==> flow/design.v <==
`timescale 1ns/1ns
module auv_fetch #(
    parameter integer ADDR_WIDTH = 24,
    parameter integer ROM_SIZE = 16384,
    localparam integer RomSizeWords = ROM_SIZE / 4,
    localparam integer RomWidth = $clog2(RomSizeWords)
) (
    input   logic                       clk, rst_n, pop, jmp,
    input   logic   [ADDR_WIDTH-3:0]    pc_wr,
    output  logic   [31:0]              inst,
    output  logic   [ADDR_WIDTH-3:0]    pc_out,
    output  logic                       instret,
    output  logic   [RomWidth-1:0]      rom_adr,
    input   logic   [31:0]              rom_dat
);
    logic [RomWidth-1:0] rom_adr_fetch;
    assign rom_adr = rom_adr_fetch;
    logic [ADDR_WIDTH-3:0] pc, pc_next;
    assign pc_out = pc;
    assign pc_next = (pc + 1);
    assign inst = jmp ? 32'h00000013 : rom_dat;
    assign instret = pop;
    always_comb
        if (jmp)
            rom_adr_fetch = pc_wr[RomWidth-1:0];
        else if (pop)
            rom_adr_fetch = pc_next[RomWidth-1:0];
        else
            rom_adr_fetch = pc[RomWidth-1:0];
    always_ff @( posedge clk )
        if (jmp)
            pc <= pc_wr;
        else if (instret)
            pc <= pc_next;
endmodule
`timescale 1ns/1ns
module auv_decode #(
    parameter integer ADDR_WIDTH = 24
) (
    input   logic           clk, rst_n, flush, stall_i,
    input   logic   [31:0]  inst,
    input   logic   [ADDR_WIDTH-3:0] pc_in,
    output  logic   [ADDR_WIDTH-3:0] pc_out,
    output  logic           pop,
    output  logic   [31:0]  imm,
    output  logic   [ 3:0]  rs1, rs2, rd,
    output  logic   [ 2:0]  funct3,
    output  logic   [ 4:0]  csr_imm,
    output  logic           alu_en, mem_access, pc_wr, branch,
    output  logic           mem_wr, reg_wr, link,
    output  logic       sel_op1,
    output  logic       sel_op2,
    output  logic           csr_en, csr_rd,
    output  logic           exc_illegal_inst, exc_ecall, exc_ebreak,
    output  logic           ret, wfi,
    output  logic           alu_alt, zba_shadd,
    output  logic           zbs_bclrbext, zbs_binv, zbs_bset
);
    logic [31:0] imm_i;
    logic [3:0] rd_i;
    logic [2:0] funct3_i;
    always_comb begin : dec_imm_i
        casez (inst[6:2])
            'b0?101 : imm_i = {inst[31:12], 12'h0};
            'b11011 : imm_i = {{12{inst[31]}}, inst[19:12], inst[20], inst[30:21], 1'b0};
            'b11001, 'b00?00, 'b11100 : imm_i = {{20{inst[31]}}, inst[31:20]};
            'b11000 : imm_i = {{20{inst[31]}}, inst[7], inst[30:25], inst[11:8], 1'b0};
            'b01000 : imm_i = {{20{inst[31]}}, inst[31:25], inst[11:7]};
            'b01100 : imm_i = {{20{inst[31]}}, inst[31:25], 5'h0};
            default : imm_i = 0;
        endcase
    end
    assign rd_i = flush ? 0 : inst[10:7];
    always_comb
        case (inst[6:2])
            'b01101 : rs1 = 0;  
            'b00101 : rs1 = 0;  
            'b11011 : rs1 = 0;  
            default : rs1 = inst[18:15];
        endcase
    always_comb
        case (inst[6:2])
            'b01101 : rs2 = 0;  
            'b00101 : rs2 = 0;  
            'b11011 : rs2 = 0;  
            'b11000, 'b01000, 'b01100 : rs2 = inst[23:20];
            default : rs2 = 0;
        endcase
    assign funct3_i = flush ? 0 : inst[14:12];
    assign pop = ~stall_i;
    always_ff @( posedge clk or negedge rst_n )
        if (~rst_n) begin
            csr_imm <= 0;
            rd <= 0;
            funct3 <= 0;
        end else if (flush) begin
            csr_imm <= 0;
            rd <= 0;
            funct3 <= 0;
        end else if (~stall_i) begin
            csr_imm <= inst[19:15];
            rd <= rd_i;
            funct3 <= funct3_i;
        end
    always_ff @( posedge clk )
        if (rst_n & ~flush & ~stall_i) begin
            imm <= imm_i;
            pc_out <= pc_in;
        end
    logic alu_en_i, mem_access_i, pc_wr_i, branch_i;
    logic mem_wr_i, reg_wr_i, link_i, csr_en_i;
    logic sel_op1_i;
    logic sel_op2_i;
    logic alu_alt_i;
    logic zbs_bclrbext_i, zbs_binv_i, zbs_bset_i;
    logic zba_shadd_i;
    logic funct7_unimpl;
    always_comb begin
        alu_alt_i = 0;
        zbs_bclrbext_i = 0;
        zbs_binv_i = 0;
        zbs_bset_i = 0;
        zba_shadd_i = 0;
        funct7_unimpl = 0;
        if (alu_en_i & ((sel_op2_i == 1'b0) | (inst[13:12] == 2'b01)))
            case (inst[31:25])
                'b0000000 : begin end
                'b0100000 : alu_alt_i = 1;
                'b0010000 : zba_shadd_i = (alu_en_i & (sel_op2_i == 1'b0));
                'b0100100 : zbs_bclrbext_i = 1;
                'b0110100 : zbs_binv_i = 1;
                'b0010100 : zbs_bset_i = 1;
                default : funct7_unimpl = 1;
            endcase
    end
    always_ff @( posedge clk or negedge rst_n )
        if (~rst_n) begin
            alu_alt <= 0;
            zba_shadd <= 0;
            zbs_bclrbext <= 0;
            zbs_binv <= 0;
            zbs_bset <= 0;
        end else if (flush) begin
            alu_alt <= 0;
            zba_shadd <= 0;
            zbs_bclrbext <= 0;
            zbs_binv <= 0;
            zbs_bset <= 0;
        end else if (~stall_i) begin
            alu_alt <= alu_alt_i;
            zba_shadd <= zba_shadd_i;
            zbs_bclrbext <= zbs_bclrbext_i;
            zbs_binv <= zbs_binv_i;
            zbs_bset <= zbs_bset_i;
        end
    always_comb begin
        exc_illegal_inst = 0;
        exc_ecall = 0;
        exc_ebreak = 0;
        ret = 0;
        wfi = 0;
        alu_en_i = 0;
        mem_access_i = 0;
        pc_wr_i = 0;
        branch_i = 0;
        mem_wr_i = 0;
        reg_wr_i = 0;
        link_i = 0;
        csr_en_i = 0;
        sel_op1_i = 1'b0;
        sel_op2_i = 1'b0;
        if (inst[1:0] != 2'b11) begin
            exc_illegal_inst = 1;
        end else begin
            case (inst[6:2])
                'b00000 : begin  
                    mem_access_i = 1;
                    sel_op2_i = 1'b1;
                end
                'b00100 : begin  
                    exc_illegal_inst = 0;
                    alu_en_i = 1;
                    reg_wr_i = 1;
                    sel_op2_i = 1'b1;
                end
                'b00101 : begin  
                    reg_wr_i = 1;
                    sel_op1_i = 1'b1;
                    sel_op2_i = 1'b1;
                end
                'b01000 : begin  
                    mem_access_i = 1;
                    mem_wr_i = 1;
                    sel_op2_i = 1'b1;
                end
                'b01100 : begin  
                    exc_illegal_inst = funct7_unimpl;
                    alu_en_i = 1;
                    reg_wr_i = 1;
                end
                'b01101 : begin  
                    reg_wr_i = 1;
                    sel_op2_i = 1'b1;
                end
                'b11000 : begin  
                    pc_wr_i = 1;
                    branch_i = 1;
                    sel_op1_i = 1'b1;
                    sel_op2_i = 1'b1;
                end
                'b11001 : begin  
                    pc_wr_i = 1;
                    reg_wr_i = 1;
                    link_i = 1;
                    sel_op2_i = 1'b1;
                end
                'b11011 : begin  
                    pc_wr_i = 1;
                    reg_wr_i = 1;
                    link_i = 1;
                    sel_op1_i = 1'b1;
                    sel_op2_i = 1'b1;
                end
                'b11100 : begin  
                    case (inst[14:12])
                        'b000 : begin
                            casez (inst[31:20])
                                'b0000000_00000 : exc_ecall = 1;
                                'b0000000_00001 : exc_ebreak = 1;
                                'b0011000_00010 : ret = 1;
                                'b0001000_00101 : wfi = 1;
                                default : exc_illegal_inst = 1;
                            endcase
                        end
                        'b100 : exc_illegal_inst = 1;
                        default : csr_en_i = 1;
                    endcase
                end
                default : begin  
                    exc_illegal_inst = 1;
                end
            endcase
        end
    end
    always_ff @( posedge clk or negedge rst_n )
        if (~rst_n) begin
            alu_en <= 0;
            mem_access <= 0;
            pc_wr <= 0;
            branch <= 0;
            mem_wr <= 0;
            reg_wr <= 0;
            link <= 0;
            csr_en <= 0;
            csr_rd <= 0;
            sel_op1 <= 1'b0;
            sel_op2 <= 1'b0;
        end else if (flush) begin
            alu_en <= 0;
            mem_access <= 0;
            pc_wr <= 0;
            branch <= 0;
            mem_wr <= 0;
            reg_wr <= 0;
            link <= 0;
            csr_en <= 0;
            csr_rd <= 0;
            sel_op1 <= 1'b0;
            sel_op2 <= 1'b0;
        end else if (~stall_i) begin
            alu_en <= alu_en_i;
            mem_access <= mem_access_i;
            pc_wr <= pc_wr_i;
            branch <= branch_i;
            mem_wr <= mem_wr_i;
            reg_wr <= reg_wr_i;
            link <= link_i;
            csr_en <= csr_en_i;
            csr_rd <= (inst[10:7] != 0);
            sel_op1 <= sel_op1_i;
            sel_op2 <= sel_op2_i;
        end
endmodule
`timescale 1ns/1ns
module auv_regfile (
    input   logic           clk, we, stall,
    input   logic   [ 3:0]  ra0, ra1, wa,
    input   logic   [31:0]  wd,
    output  logic   [31:0]  rd0, rd1
);
    reg [31:0] ram [0:15];
    always_ff @( posedge clk )
        if (we)
            ram[wa] <= wd;
    always_ff @( posedge clk )
        if (stall)
            rd0 <= rd0;
        else if (ra0 == 0)
            rd0 <= 0;
        else if (we && ra0 == wa)
            rd0 <= wd;
        else
            rd0 <= ram[ra0];
     always_ff @( posedge clk )
        if (stall)
            rd1 <= rd1;
        else if (ra1 == 0)
            rd1 <= 0;
        else if (we && ra1 == wa)
            rd1 <= wd;
        else
            rd1 <= ram[ra1];
endmodule
`timescale 1ns/1ns
module auv_execute #(
    parameter integer ADDR_WIDTH = 24
) (
    input   logic           clk, rst_n, stall_i,
    input   logic   [31:0]  imm, rs1, rs2, pc,
    input   logic   [ 2:0]  funct3,
    input   logic           alu_en, mem_access, pc_wr_i, branch,
    input   logic           mem_wr, reg_wr_i, link,
    input   logic       sel_op1,
    input   logic       sel_op2,
    output  logic   [31:0]  reg_wr_dat,
    output  logic   [ADDR_WIDTH-1:0] pc_wr,
    output  logic           stall_o, reg_wr_o, jmp, flush,
    output  logic           exc_load_misalign, exc_store_misalign,
    output  logic           exc_load_fault, exc_store_fault,
    input   logic           alu_alt, zba_shadd,
    input   logic           zbs_bclrbext, zbs_binv, zbs_bset,
    output  logic   [ADDR_WIDTH-1:0] wb_adr_o,
    input   logic   [15:0]  wb_dat_i,
    output  logic   [15:0]  wb_dat_o,
    output  logic   [ 1:0]  wb_sel_o,
    output  logic           wb_we_o, wb_stb_o, wb_cyc_o,
    input   logic           wb_ack_i, wb_stall_i, wb_err_i
);
    logic branch_taken, lt, ltu;
    assign lt = $signed(rs1) < $signed(rs2);
    assign ltu = rs1 < rs2;
    always_comb begin
        if (branch) begin
            case (funct3)
                'h0 : branch_taken = (rs1 == rs2);
                'h1 : branch_taken = (rs1 != rs2);
                'h4 : branch_taken = lt;
                'h5 : branch_taken = ~lt;
                'h6 : branch_taken = ltu;
                'h7 : branch_taken = ~ltu;
                default : branch_taken = 0;
            endcase
        end else begin
            branch_taken = 1;
        end
    end
    logic [31:0] op1, op2;
    always_comb
        case (sel_op1)
            1'b1 : op1 = pc;
            default : begin
                case ({zba_shadd, funct3})
                    default : op1 = rs1;
                    'b1010 : op1 = {rs1[30:0], 1'b0};  
                    'b1100 : op1 = {rs1[29:0], 2'b0};  
                    'b1110 : op1 = {rs1[28:0], 3'b0};  
                endcase
            end
        endcase
    always_comb
        case (sel_op2)
            1'b1 : op2 = imm;
            default : op2 = rs2;
        endcase
    logic [31:0] alu_add, alu_xor, alu_or, alu_and;
    logic [31:0] alu_sl, alu_sr, alu_slt, alu_sltu;
    logic [31:0] alu_bclr, alu_bext, alu_binv, alu_bset;
    assign alu_add = op1 + (alu_alt ? ~op2 : op2) + {31'h0, alu_alt};
    assign alu_xor = op1 ^ op2;
    assign alu_or = op1 | op2;
    assign alu_and = op1 & op2;
    assign alu_sl = op1 << op2[4:0];
    logic [31:0] alu_sra;
    assign alu_sra = $signed(op1) >>> op2[4:0];
    assign alu_sr = alu_alt ? alu_sra : (op1 >> op2[4:0]);
    assign alu_slt = ($signed(op1) < $signed(op2)) ? 32'h1 : 32'h0;
    assign alu_sltu = (op1 < op2) ? 32'h1 : 32'h0;
    logic [31:0] alu_bmask;
    assign alu_bmask = 32'h1 << op2[4:0];
    assign alu_bclr = op1 & ~alu_bmask;
    assign alu_bext = {31'h0, op1[op2[4:0]]};
    assign alu_binv = op1 ^ alu_bmask;
    assign alu_bset = op1 | alu_bmask;
    logic [31:0] alu_out;
    always_comb
        if (alu_en)
            case (funct3)
                default : alu_out = alu_add;
                'h1 : begin
                    if (zbs_bclrbext)
                        alu_out = alu_bclr;
                    else if (zbs_binv)
                        alu_out = alu_binv;
                    else if (zbs_bset)
                        alu_out =  alu_bset;
                    else
                        alu_out = alu_sl;
                end
                'h2 : begin
                    if (zba_shadd)
                        alu_out = alu_add;
                    else
                        alu_out = alu_slt;
                end
                'h3 : alu_out = alu_sltu;
                'h4 : begin
                    if (zba_shadd)
                        alu_out = alu_add;
                    else
                        alu_out = alu_xor;
                end
                'h5 : begin
                    if (zbs_bclrbext)
                        alu_out = alu_bext;
                    else
                        alu_out = alu_sr;
                end
                'h6 : begin
                    if (zba_shadd)
                        alu_out = alu_add;
                    else
                        alu_out = alu_or;
                end
                'h7 : alu_out = alu_and;
            endcase
        else
            alu_out = alu_add;
    assign pc_wr = alu_out[ADDR_WIDTH-1:0];
    assign jmp = pc_wr_i & branch_taken;
    assign flush = jmp;
    logic [1:0] state_bus;
    logic [31:0] mem_dat;
    logic mem_reg_wr;  
    assign reg_wr_o = ~stall_i & (mem_reg_wr | reg_wr_i);
    always_comb
        if (mem_reg_wr)
            reg_wr_dat = mem_dat;
        else if (link)
            reg_wr_dat = pc + 4;
        else
            reg_wr_dat = alu_out;
    assign exc_load_fault = mem_access & ~mem_wr & wb_err_i;
    assign exc_store_fault = mem_access & mem_wr & wb_err_i;
    logic misalign;
    assign exc_load_misalign = mem_access & misalign & ~mem_wr;
    assign exc_store_misalign = mem_access & misalign & mem_wr;
    always_comb
        case (funct3[1:0])
            1 : misalign = alu_out[0];
            2 : misalign = (alu_out[1:0] != 0);
            default : misalign = 0;
        endcase
    assign wb_we_o = mem_wr;
    assign wb_adr_o[ADDR_WIDTH-1:2] = alu_out[ADDR_WIDTH-1:2];
    assign wb_adr_o[1] = (funct3 == 2) ? (state_bus == 1) : alu_out[1];
    assign wb_adr_o[0] = 0;
    always_comb
        case (funct3[1:0])
            0 : begin
                wb_dat_o = {rs2[7:0], rs2[7:0]};
                wb_sel_o = alu_out[0] ? 2'b10 : 2'b01;
            end
            1 : begin
                wb_dat_o = rs2[15:0];
                wb_sel_o = 2'b11;
            end
            default : begin
                wb_dat_o = (state_bus == 1) ? rs2[31:16] : rs2[15:0];
                wb_sel_o = 2'b11;
            end
        endcase
    logic [15:0] word_buf;  
    always_comb
        case (funct3[1:0])
            'h0: begin
                if (alu_out[0])
                    mem_dat = {{24{~funct3[2] & wb_dat_i[15]}}, wb_dat_i[15:8]};
                else
                    mem_dat = {{24{~funct3[2] & wb_dat_i[7]}}, wb_dat_i[7:0]};
            end
            'h1 : mem_dat = {{16{~funct3[2] & wb_dat_i[15]}}, wb_dat_i};
            default : mem_dat = {wb_dat_i, word_buf};
        endcase
    logic mem_access_good;  
    assign mem_access_good = ~stall_i & ~misalign & mem_access;
    always_ff @( posedge clk or negedge rst_n )
        if (~rst_n)
            state_bus <= 0;
        else begin
            case (state_bus)
                0 : begin
                    if (~wb_stall_i & mem_access_good) begin
                        if (funct3[1:0] == 2)
                            state_bus <= 1;
                        else
                            state_bus <= 2;
                    end
                end
                1 : begin
                    state_bus <= wb_stall_i ? 1 : 2;
                end
                default : state_bus <= 0;
            endcase
        end
    always_ff @( posedge clk )
        if (rst_n && state_bus == 1 && wb_ack_i)
            word_buf <= wb_dat_i;
    logic stall_mem;
    always_comb
        case (state_bus)
            0 : begin
                stall_mem = mem_access_good;
                mem_reg_wr = 0;
                wb_stb_o = mem_access_good;
                wb_cyc_o = mem_access_good;
            end
            1 : begin
                stall_mem = 1;
                mem_reg_wr = 0;
                wb_stb_o = 1;
                wb_cyc_o = 1;
            end
            default : begin
                stall_mem = 0;
                mem_reg_wr = ~mem_wr;
                wb_stb_o = 0;
                wb_cyc_o = 1;
            end
        endcase
    assign stall_o = stall_mem | stall_i | jmp;
endmodule
`timescale 1ns/1ns
module auv_top #(
    parameter integer ADDR_WIDTH = 24,
    parameter integer ROM_SIZE = 16384,
    parameter [ADDR_WIDTH-1:0] RST_VECTOR = 'h0,
    localparam integer RomSizeWords = ROM_SIZE / 4,
    localparam integer RomWidth = $clog2(RomSizeWords)
) (
    input   logic                       clk, rst_n,
    output  logic   [RomWidth-1:0]      imem_adr,
    input   logic   [31:0]              imem_dat,
    output  logic   [ADDR_WIDTH-1:0]    wb_adr_o,
    input   logic   [15:0]              wb_dat_i,
    output  logic   [15:0]              wb_dat_o,
    output  logic   [ 1:0]              wb_sel_o,
    output  logic                       wb_we_o, wb_stb_o, wb_cyc_o,
    input   logic                       wb_ack_i, wb_stall_i
);
    logic [ADDR_WIDTH-3:0] id_pc, ex_pc;
    logic [31:0] if_inst;
    logic [31:0] id_imm;
    logic [3:0] id_rs1, id_rs2, id_rd;
    logic [2:0] id_funct3;
    logic id_pop, id_alu_en, id_mem_access, id_pc_wr, id_branch, id_mem_wr;
    logic id_reg_wr, id_link;
    logic id_alu_alt, id_zba_shadd, id_zbs_bclrbext, id_zbs_binv, id_zbs_bset;
    logic id_sel_op1;
    logic id_sel_op2;
    logic [31:0] reg_rs1, reg_rs2;
    logic [ADDR_WIDTH-1:0] ex_pc_wr;
    logic [31:0] ex_reg_wr_dat;
    logic ex_jmp, ex_stall, ex_flush;
    logic ex_reg_wr;
    logic boot;
    always_ff @( posedge clk or negedge rst_n )
        if (~rst_n)
            boot <= 1;
        else
            boot <= 0;
    logic [ADDR_WIDTH-3:0] pc_wr;
    logic jmp, flush;
    assign pc_wr = boot ? RST_VECTOR[ADDR_WIDTH-1:2] : ex_pc_wr[ADDR_WIDTH-1:2];
    assign jmp = ex_jmp | boot;
    assign flush = ex_flush | boot;
    auv_fetch #(
        .ADDR_WIDTH         ( ADDR_WIDTH        ),
        .ROM_SIZE           ( ROM_SIZE          )
    ) stage_if (
        .clk                ( clk               ),
        .rst_n              ( rst_n             ),
        .pop                ( id_pop            ),
        .jmp                ( jmp               ),
        .pc_wr              ( pc_wr             ),
        .inst               ( if_inst           ),
        .pc_out             ( id_pc             ),
        .instret            (                   ),
        .rom_adr            ( imem_adr          ),
        .rom_dat            ( imem_dat          )
    );
    auv_decode #(
        .ADDR_WIDTH         ( ADDR_WIDTH            )
    ) stage_id (
        .clk                ( clk                   ),
        .rst_n              ( rst_n                 ),
        .flush              ( flush                 ),
        .stall_i            ( ex_stall              ),
        .inst               ( if_inst               ),
        .pc_in              ( id_pc                 ),
        .pc_out             ( ex_pc                 ),
        .pop                ( id_pop                ),
        .imm                ( id_imm                ),
        .rs1                ( id_rs1                ),
        .rs2                ( id_rs2                ),
        .rd                 ( id_rd                 ),
        .funct3             ( id_funct3             ),
        .csr_imm            (                       ),
        .alu_en             ( id_alu_en             ),
        .mem_access         ( id_mem_access         ),
        .pc_wr              ( id_pc_wr              ),
        .branch             ( id_branch             ),
        .mem_wr             ( id_mem_wr             ),
        .reg_wr             ( id_reg_wr             ),
        .link               ( id_link               ),
        .sel_op1            ( id_sel_op1            ),
        .sel_op2            ( id_sel_op2            ),
        .csr_en             (                       ),
        .csr_rd             (                       ),
        .exc_illegal_inst   (                       ),
        .exc_ecall          (                       ),
        .exc_ebreak         (                       ),
        .ret                (                       ),
        .wfi                (                       ),
        .alu_alt            ( id_alu_alt            ),
        .zba_shadd          ( id_zba_shadd          ),
        .zbs_bclrbext       ( id_zbs_bclrbext       ),
        .zbs_binv           ( id_zbs_binv           ),
        .zbs_bset           ( id_zbs_bset           )
    );
    auv_regfile regfile (
        .clk    ( clk           ),
        .we     ( ex_reg_wr     ),
        .stall  ( ex_stall      ),
        .ra0    ( id_rs1        ),
        .ra1    ( id_rs2        ),
        .wa     ( id_rd         ),
        .wd     ( ex_reg_wr_dat ),
        .rd0    ( reg_rs1       ),
        .rd1    ( reg_rs2       )
    );
    auv_execute #(
        .ADDR_WIDTH         ( ADDR_WIDTH            )
    ) stage_ex (
        .clk                ( clk                   ),
        .rst_n              ( rst_n                 ),
        .stall_i            ( boot                  ),
        .imm                ( id_imm                ),
        .rs1                ( reg_rs1               ),
        .rs2                ( reg_rs2               ),
        .pc                 ( {{(32-ADDR_WIDTH){1'b0}}, ex_pc, 2'b0} ),
        .funct3             ( id_funct3             ),
        .alu_en             ( id_alu_en             ),
        .mem_access         ( id_mem_access         ),
        .pc_wr_i            ( id_pc_wr              ),
        .branch             ( id_branch             ),
        .mem_wr             ( id_mem_wr             ),
        .reg_wr_i           ( id_reg_wr             ),
        .link               ( id_link               ),
        .sel_op1            ( id_sel_op1            ),
        .sel_op2            ( id_sel_op2            ),
        .reg_wr_dat         ( ex_reg_wr_dat         ),
        .pc_wr              ( ex_pc_wr              ),
        .stall_o            ( ex_stall              ),
        .reg_wr_o           ( ex_reg_wr             ),
        .jmp                ( ex_jmp                ),
        .flush              ( ex_flush              ),
        .exc_load_misalign  (                       ),
        .exc_store_misalign (                       ),
        .exc_load_fault     (                       ),
        .exc_store_fault    (                       ),
        .alu_alt            ( id_alu_alt            ),
        .zba_shadd          ( id_zba_shadd          ),
        .zbs_bclrbext       ( id_zbs_bclrbext       ),
        .zbs_binv           ( id_zbs_binv           ),
        .zbs_bset           ( id_zbs_bset           ),
        .wb_adr_o           ( wb_adr_o              ),
        .wb_dat_i           ( wb_dat_i              ),
        .wb_dat_o           ( wb_dat_o              ),
        .wb_sel_o           ( wb_sel_o              ),
        .wb_we_o            ( wb_we_o               ),
        .wb_stb_o           ( wb_stb_o              ),
        .wb_cyc_o           ( wb_cyc_o              ),
        .wb_ack_i           ( wb_ack_i              ),
        .wb_stall_i         ( wb_stall_i            ),
        .wb_err_i           ( 1'b0                  )
    );
endmodule
---- Reports on auv_top ----
Tool output for the design above, in the order of the flow.
Line numbers count from 1 in the design file above.
Cell names lack the library's common part.
A cell with - has no value.
inputs
  top module .............................. auv_top
  clock input ............................. clk
  cell library ............................ sky130hd
  library corner .......................... tt_025C_1v80

---- Elaborated design ----
Yosys after proc, flatten, opt, wreduce and memory -nomap, before mapping. Memory bits, and registers merged into a memory's read port (data or address), are not among the register bits. Print and check cells are not counted.
Yosys's memory passes give these memory sizes; they may raise the number of words (mostly to a power of two), join words into wider ones and drop unused or constant bits.
storage and ports
  input bits .............................. 52
  bits in writable memories ............... 512
  flip-flop bits (word level) ............. 116
  word width x clocked read ports ......... 64
  cells after elaboration ................. 234
  memories kept ........................... 1
memory list
  name         words  bits a word  rd ports  write ports  RTL line  text
  regfile.ram  16     32           2         1            291       reg [31:0] ram [0:15];
cells by class
  reduce/logical cells .................... 23
  bitwise gates (word level) .............. 34
  magnitude comparators ................... 4
  eq/ne operators ......................... 34
  shifts and indexed selects .............. 5
  add/sub/neg operators ................... 4
  muxes and demuxes ....................... 107
operators with widths
  operator                                                             count
  32-bit two-way mux                                                   17
  32-bit parallel mux with 7-bit select                                1
  32-bit parallel mux with 6-bit select                                1
  32-bit less-than comparator                                          4
  32-bit parallel mux with 3-bit select                                1
  22-bit two-way mux                                                   3
  32-bit AND                                                           2
  32-bit bitwise OR                                                    2
  32-bit XOR                                                           2
  32-bit NOT                                                           2
  32-bit parallel mux with 2-bit select                                1
  1-bit two-way mux                                                    63
  1-bit by 5-bit << shifter with 32-bit output (first input constant)  1
  32-bit by 1-bit adder with 32-bit output                             1
  32-bit adder                                                         1
  32-bit == test                                                       1
  32-bit != test                                                       1
  32-bit by 5-bit indexed select with 1-bit output                     1
  32-bit by 5-bit << shifter with 32-bit output                        1
  32-bit by 5-bit >> shifter with 32-bit output                        1
  32-bit by 5-bit >>> shifter with 32-bit output                       1
  16-bit parallel mux with 2-bit select                                1
  24-bit by 3-bit adder with 25-bit output (second input constant)     1
  12-bit two-way mux                                                   2
  22-bit by 1-bit adder with 22-bit output (second input constant)     1
  7-bit by 6-bit == test with 1-bit output (second input constant)     3
  5-bit == test (second input constant)                                4
  4-bit two-way mux                                                    5
Not listed: further kinds 32, cells in them 86.

---- Logic depth ----
Depth = most cells in a row (Yosys ltp): at word level without a register or memory, in the mapped netlist without a sequential cell, where the memories' decode and read muxes count.
logic depth
  depth after elaboration ................. 19
  ABC_AREA ................................ 0
  mapped depth ............................ 26

---- Mapped cells and area ----
The flow's flattened synthesis, as Yosys stat reports it; memories are mapped. The netlist is that of the ABC_AREA named above (0 if unset); the other value can give another one.
cells by type
  cell type  count
  edfxtp_1   668
  mux2i_1    303
  ha_1       229
  a21oi_1    302
  nand2_1    394
  o21ai_0    264
  o221ai_1   138
  nor2_1     274
  o22ai_1    153
  a211oi_1   112
  clkbuf_1   220
  xnor2_1    85
  mux2_2     55
  inv_1      157
  a21o_1     78
  dfrtp_1    23
  nand3_1    115
  o211ai_1   74
Other cell types: 96; their cells: 1106.
synthesis totals
  buffers ................................. 372
  sequential part of the area ............. 20687.3 um^2
  mapped area ............................. 47788.3 um^2
  flip-flops .............................. 693
  mapped cells ............................ 4750
By module: a second synthesis without flattening, with its own total; a netlist apart from the flattened one above.
second synthesis, totals
  cells (unflattened synthesis) ........... 4275
  area total of the unflattened synthesis .. 48654.2 um^2
Each row is one instance without its submodules.
by module
  module                        cells  area (um^2)  instances  sequential area (um^2)
  auv_regfile                   1300   26142.6      1          17296.6
  auv_execute #(ADDR_WIDTH=24)  2444   16803.6      1          556.8
  auv_decode #(ADDR_WIDTH=24)   294    3608.5       1          2322.2
  auv_fetch                     209    1899.3       1          660.6
  auv_top                       28     200.2        1          26.3

---- Path before layout ----
Path of least setup slack by OpenSTA after synthesis, without wires, with an ideal clock, recovery checks aside; 20% of the period is set as input and as output delay. Where synthesis merged equal registers, the netlist keeps one of their names.
path after synthesis
  path kind ............................... register to register
  start point ............................. register stage_id.sel_op2
  end point ............................... register regfile.rd0[0]
  period .................................. 12000 ps
  arrival time ............................ 7148 ps
  driving pins on the path ................ 22
  time at the first pin ................... 0 ps
  path buffers ............................ 8
  required time ........................... 11514 ps
  delay of the path ....................... 7634 ps
  slack ................................... 4366 ps
  synthesis period reached ................ 7634 ps
"delay of the path" = arrival - input delay + setup time.
"driving pins on the path": output pins that drive a net of the path, with the launching flip-flop's if there is one; two outputs of one cell count as two.
"synthesis period reached" is the clock period less the worst setup slack; recovery checks do not enter. This is arithmetic on one report: input and output delays are still those of the set period (20% each).
Between the ends stands the longest chain of elaborated cells between them, by number of cells; it is not shown to be the way that was timed. Of several equally long chains one is given.
Each line given opens the expression or statement behind the cell; cells for indexed reads and writes are added by Yosys, which also makes memories of some case tables.
At most two assigning lines are given for a register; there are more.
on the way, after synthesis
  cell sequence ........................... dfrtp_1 -> buf_4 -> mux2i_1 -> clkbuf_1 -> buf_2 -> buf_1 -> clkbuf_1 -> buf_1 -> ha_1 -> o21a_1 -> o21ai_0 -> a211oi_1 -> nor4_1 -> a2111oi_2 -> nor2_1 -> nor2_2 -> a221o_2 -> a21oi_2 -> inv_2 -> buf_6 -> buf_2 -> nor2_1
  length of the longest elaborated chain .. 17
ends and longest elaborated chain, after synthesis
  item                                      RTL line  text
  start, declared                           52        output  logic       sel_op2,
  start, assigned                           257       sel_op2 <= 1'b0;
  start, assigned                           281       sel_op2 <= sel_op2_i;
  32-bit two-way mux                        371       case (sel_op2)
  32-bit NOT                                378       assign alu_add = op1 + (alu_alt ? ~op2 : op2) + {31'h0, alu_alt};
  32-bit two-way mux                        378
  32-bit adder                              378
  32-bit by 1-bit adder with 32-bit output  378
  32-bit two-way mux                        429       if (zba_shadd)
  32-bit parallel mux with 7-bit select     397       case (funct3)
  32-bit two-way mux                        396       if (alu_en)
  2-bit nonzero test                        460       2 : misalign = (alu_out[1:0] != 0);
  1-bit parallel mux with 2-bit select      458       case (funct3[1:0])
  1-bit NOT                                 495       assign mem_access_good = ~stall_i & ~misalign & mem_access;
  1-bit AND x2                              495
  1-bit parallel mux with 2-bit select      520       case (state_bus)
  1-bit bitwise OR x2                       540       assign stall_o = stall_mem | stall_i | jmp;
  1-bit zero test                           -
  end, declared                             289       output  logic   [31:0]  rd0, rd1
Nets of the timed path that keep an RTL name, with a line that drives or declares them; the list need not be complete.
named nets, after synthesis
  net       RTL line
  wb_stb_o  520

---- Timing after layout ----
Path of least setup slack in the final report of run A (OpenROAD, finished layout, wires in). Where an end is a register, its clock arrival counts in the times.
The report prints the path's times to 10 ps; the period is as set.
path after layout
  path kind ............................... register to output
  start point ............................. register stage_id.funct3[1]
  end point ............................... output port imem_adr[7]
  period .................................. 7430 ps
  driving pins on the path ................ 25
  arrival time ............................ 5670 ps
  time at the first pin ................... 660 ps
  output delay ............................ 1490 ps
  required time ........................... 5940 ps
  path buffers ............................ 7
  slack ................................... 280 ps
Between the ends stands the longest chain of elaborated cells between them, by number of cells; it is not shown to be the way that was timed. Of several equally long chains one is given.
At most two assigning lines are given for a register; there are more.
on the way, after layout
  cell sequence ........................... dfrtp_2 -> ha_4 -> buf_12 -> and3b_2 -> buf_6 -> buf_4 -> o2bb2ai_2 -> o21a_1 -> ha_4 -> nand4_1 -> or3_4 -> a211o_1 -> a211oi_4 -> nor4_4 -> a2111oi_2 -> buf_4 -> nor2_4 -> nor2_2 -> a221o_2 -> buf_12 -> buf_6 -> a21oi_4 -> a21bo_2 -> a31oi_4 -> buf_6
  length of the longest elaborated chain .. 19
ends and longest elaborated chain, after layout
  item                                           RTL line  text
  start, declared                                47        output  logic   [ 2:0]  funct3,
  start, assigned                                95        funct3 <= 0;
  start, assigned                                103       funct3 <= funct3_i;
  4-bit == test                                  362       case ({zba_shadd, funct3})
  32-bit parallel mux with 3-bit select          362
  32-bit two-way mux                             359       case (sel_op1)
  32-bit by 5-bit << shifter with 32-bit output  382       assign alu_sl = op1 << op2[4:0];
  32-bit two-way mux                             404       else if (zbs_bset)
  32-bit two-way mux                             402       else if (zbs_binv)
  32-bit two-way mux                             400       if (zbs_bclrbext)
  [3 not listed]                                 -
  1-bit parallel mux with 2-bit select           458       case (funct3[1:0])
  1-bit NOT                                      495       assign mem_access_good = ~stall_i & ~misalign & mem_access;
  1-bit AND x2                                   495
  1-bit parallel mux with 2-bit select           520       case (state_bus)
  1-bit bitwise OR x2                            540       assign stall_o = stall_mem | stall_i | jmp;
  12-bit two-way mux                             26        else if (pop)
  12-bit two-way mux                             24        if (jmp)
  end, declared                                  551       output  logic   [RomWidth-1:0]      imem_adr,

Hand-over note for auv_top

Measured data: module auv_top, platform sky130hd, 5 stored runs of the flow under differing settings, order arbitrary. Input and output delays are each 20% of the period that was set; the output load is 0.01 pF.
"achieved clock period" = clock period - worst setup slack. The figure is calculated, with input and output delays left at 20% of the set period.
"time of the worst setup path": the worst setup path's part of the clock period (all of it between registers, 20% less for each end at a port) less its slack. A launch clock that arrives late makes it longer, a capture clock that arrives late makes it shorter.
"total power after layout" is the tool's figure for a default switching activity; nothing was simulated.
"time of the worst setup path" is given in steps of 10 ps.

---- run A ----
settings
  ABC_AREA = 0
  CELL_PAD_IN_SITES_DETAIL_PLACEMENT = 0
  CORE_UTILIZATION = 24
  CTS_CLUSTER_DIAMETER = 58
  PLACE_DENSITY = 0.84
  SETUP_SLACK_MARGIN = 1.89
  period_ns = 7.43
  CAP_MARGIN = 20
  CORE_MARGIN = 2
  SLEW_MARGIN = 20
results
  worst hold slack ........................ 436 ps
  post-synthesis cell area ................ 47788.3 um^2
  setup slack of the worst path ........... 275 ps
  standard-cell area after layout ......... 62343.5 um^2
  overall die area ........................ 202703.0 um^2
  achieved clock period ................... 7155 ps
  setup total negative slack .............. 0 ps
  time of the worst setup path ............ 5670 ps
  kind of the worst setup path ............ register to output
  utilization in the final report ......... 31.5 %
  total power after layout ................ 12.644 mW

---- run B ----
settings
  CELL_PAD_IN_SITES_DETAIL_PLACEMENT = 1
  CORE_MARGIN = 2
  CORE_UTILIZATION = 67
  GPL_TIMING_DRIVEN = 0
  HOLD_SLACK_MARGIN = -0.04
  PLACE_DENSITY_LB_ADDON = 0.22
  SETUP_SLACK_MARGIN = -0.53
  SLEW_MARGIN = 15
  period_ns = 15.2
  CAP_MARGIN = 20
results
  did not finish, clock tree synthesis stopped with DPL-0033

---- run C ----
settings
  ABC_AREA = 1
  CELL_PAD_IN_SITES_DETAIL_PLACEMENT = 1
  CELL_PAD_IN_SITES_GLOBAL_PLACEMENT = 3
  CORE_MARGIN = 4
  CORE_UTILIZATION = 25
  CTS_CLUSTER_DIAMETER = 135
  MAX_ROUTING_LAYER = met4
  MIN_ROUTING_LAYER = met2
  PLACE_DENSITY = 0.47
  period_ns = 15.8
  CAP_MARGIN = 20
  SLEW_MARGIN = 20
results
  worst hold slack ........................ 394 ps
  post-synthesis cell area ................ 51568.2 um^2
  setup slack of the worst path ........... 3793 ps
  standard-cell area after layout ......... 58927.8 um^2
  overall die area ........................ 213601.0 um^2
  achieved clock period ................... 12007 ps
  setup total negative slack .............. 0 ps
  time of the worst setup path ............ 8850 ps
  kind of the worst setup path ............ register to output
  utilization in the final report ......... 28.7 %
  total power after layout ................ 6.300 mW

---- run D ----
settings
  CAP_MARGIN = 40
  CELL_PAD_IN_SITES_GLOBAL_PLACEMENT = 3
  CORE_MARGIN = 6
  CORE_UTILIZATION = 42
  CTS_CLUSTER_DIAMETER = 111
  GPL_ROUTABILITY_DRIVEN = 0
  MAX_ROUTING_LAYER = met4
  PLACE_DENSITY_LB_ADDON = 0.01
  SLEW_MARGIN = 25
  TNS_END_PERCENT = 60
  period_ns = 20.2
results
  worst hold slack ........................ 439 ps
  post-synthesis cell area ................ 47788.3 um^2
  setup slack of the worst path ........... 8038 ps
  standard-cell area after layout ......... 54302.1 um^2
  overall die area ........................ 122021.0 um^2
  achieved clock period ................... 12162 ps
  setup total negative slack .............. 0 ps
  time of the worst setup path ............ 8120 ps
  kind of the worst setup path ............ register to output
  utilization in the final report ......... 48.2 %
  total power after layout ................ 4.399 mW

---- run E ----
settings
  CAP_MARGIN = 30
  CORE_MARGIN = 5
  CORE_UTILIZATION = 66
  GPL_TIMING_DRIVEN = 1
  MAX_ROUTING_LAYER = met4
  PLACE_DENSITY_LB_ADDON = 0.06
  SETUP_SLACK_MARGIN = 2.88
  SLEW_MARGIN = 25
  TNS_END_PERCENT = 60
  period_ns = 11.8
results
  did not finish, routing stopped with ODB-0269

End of note.
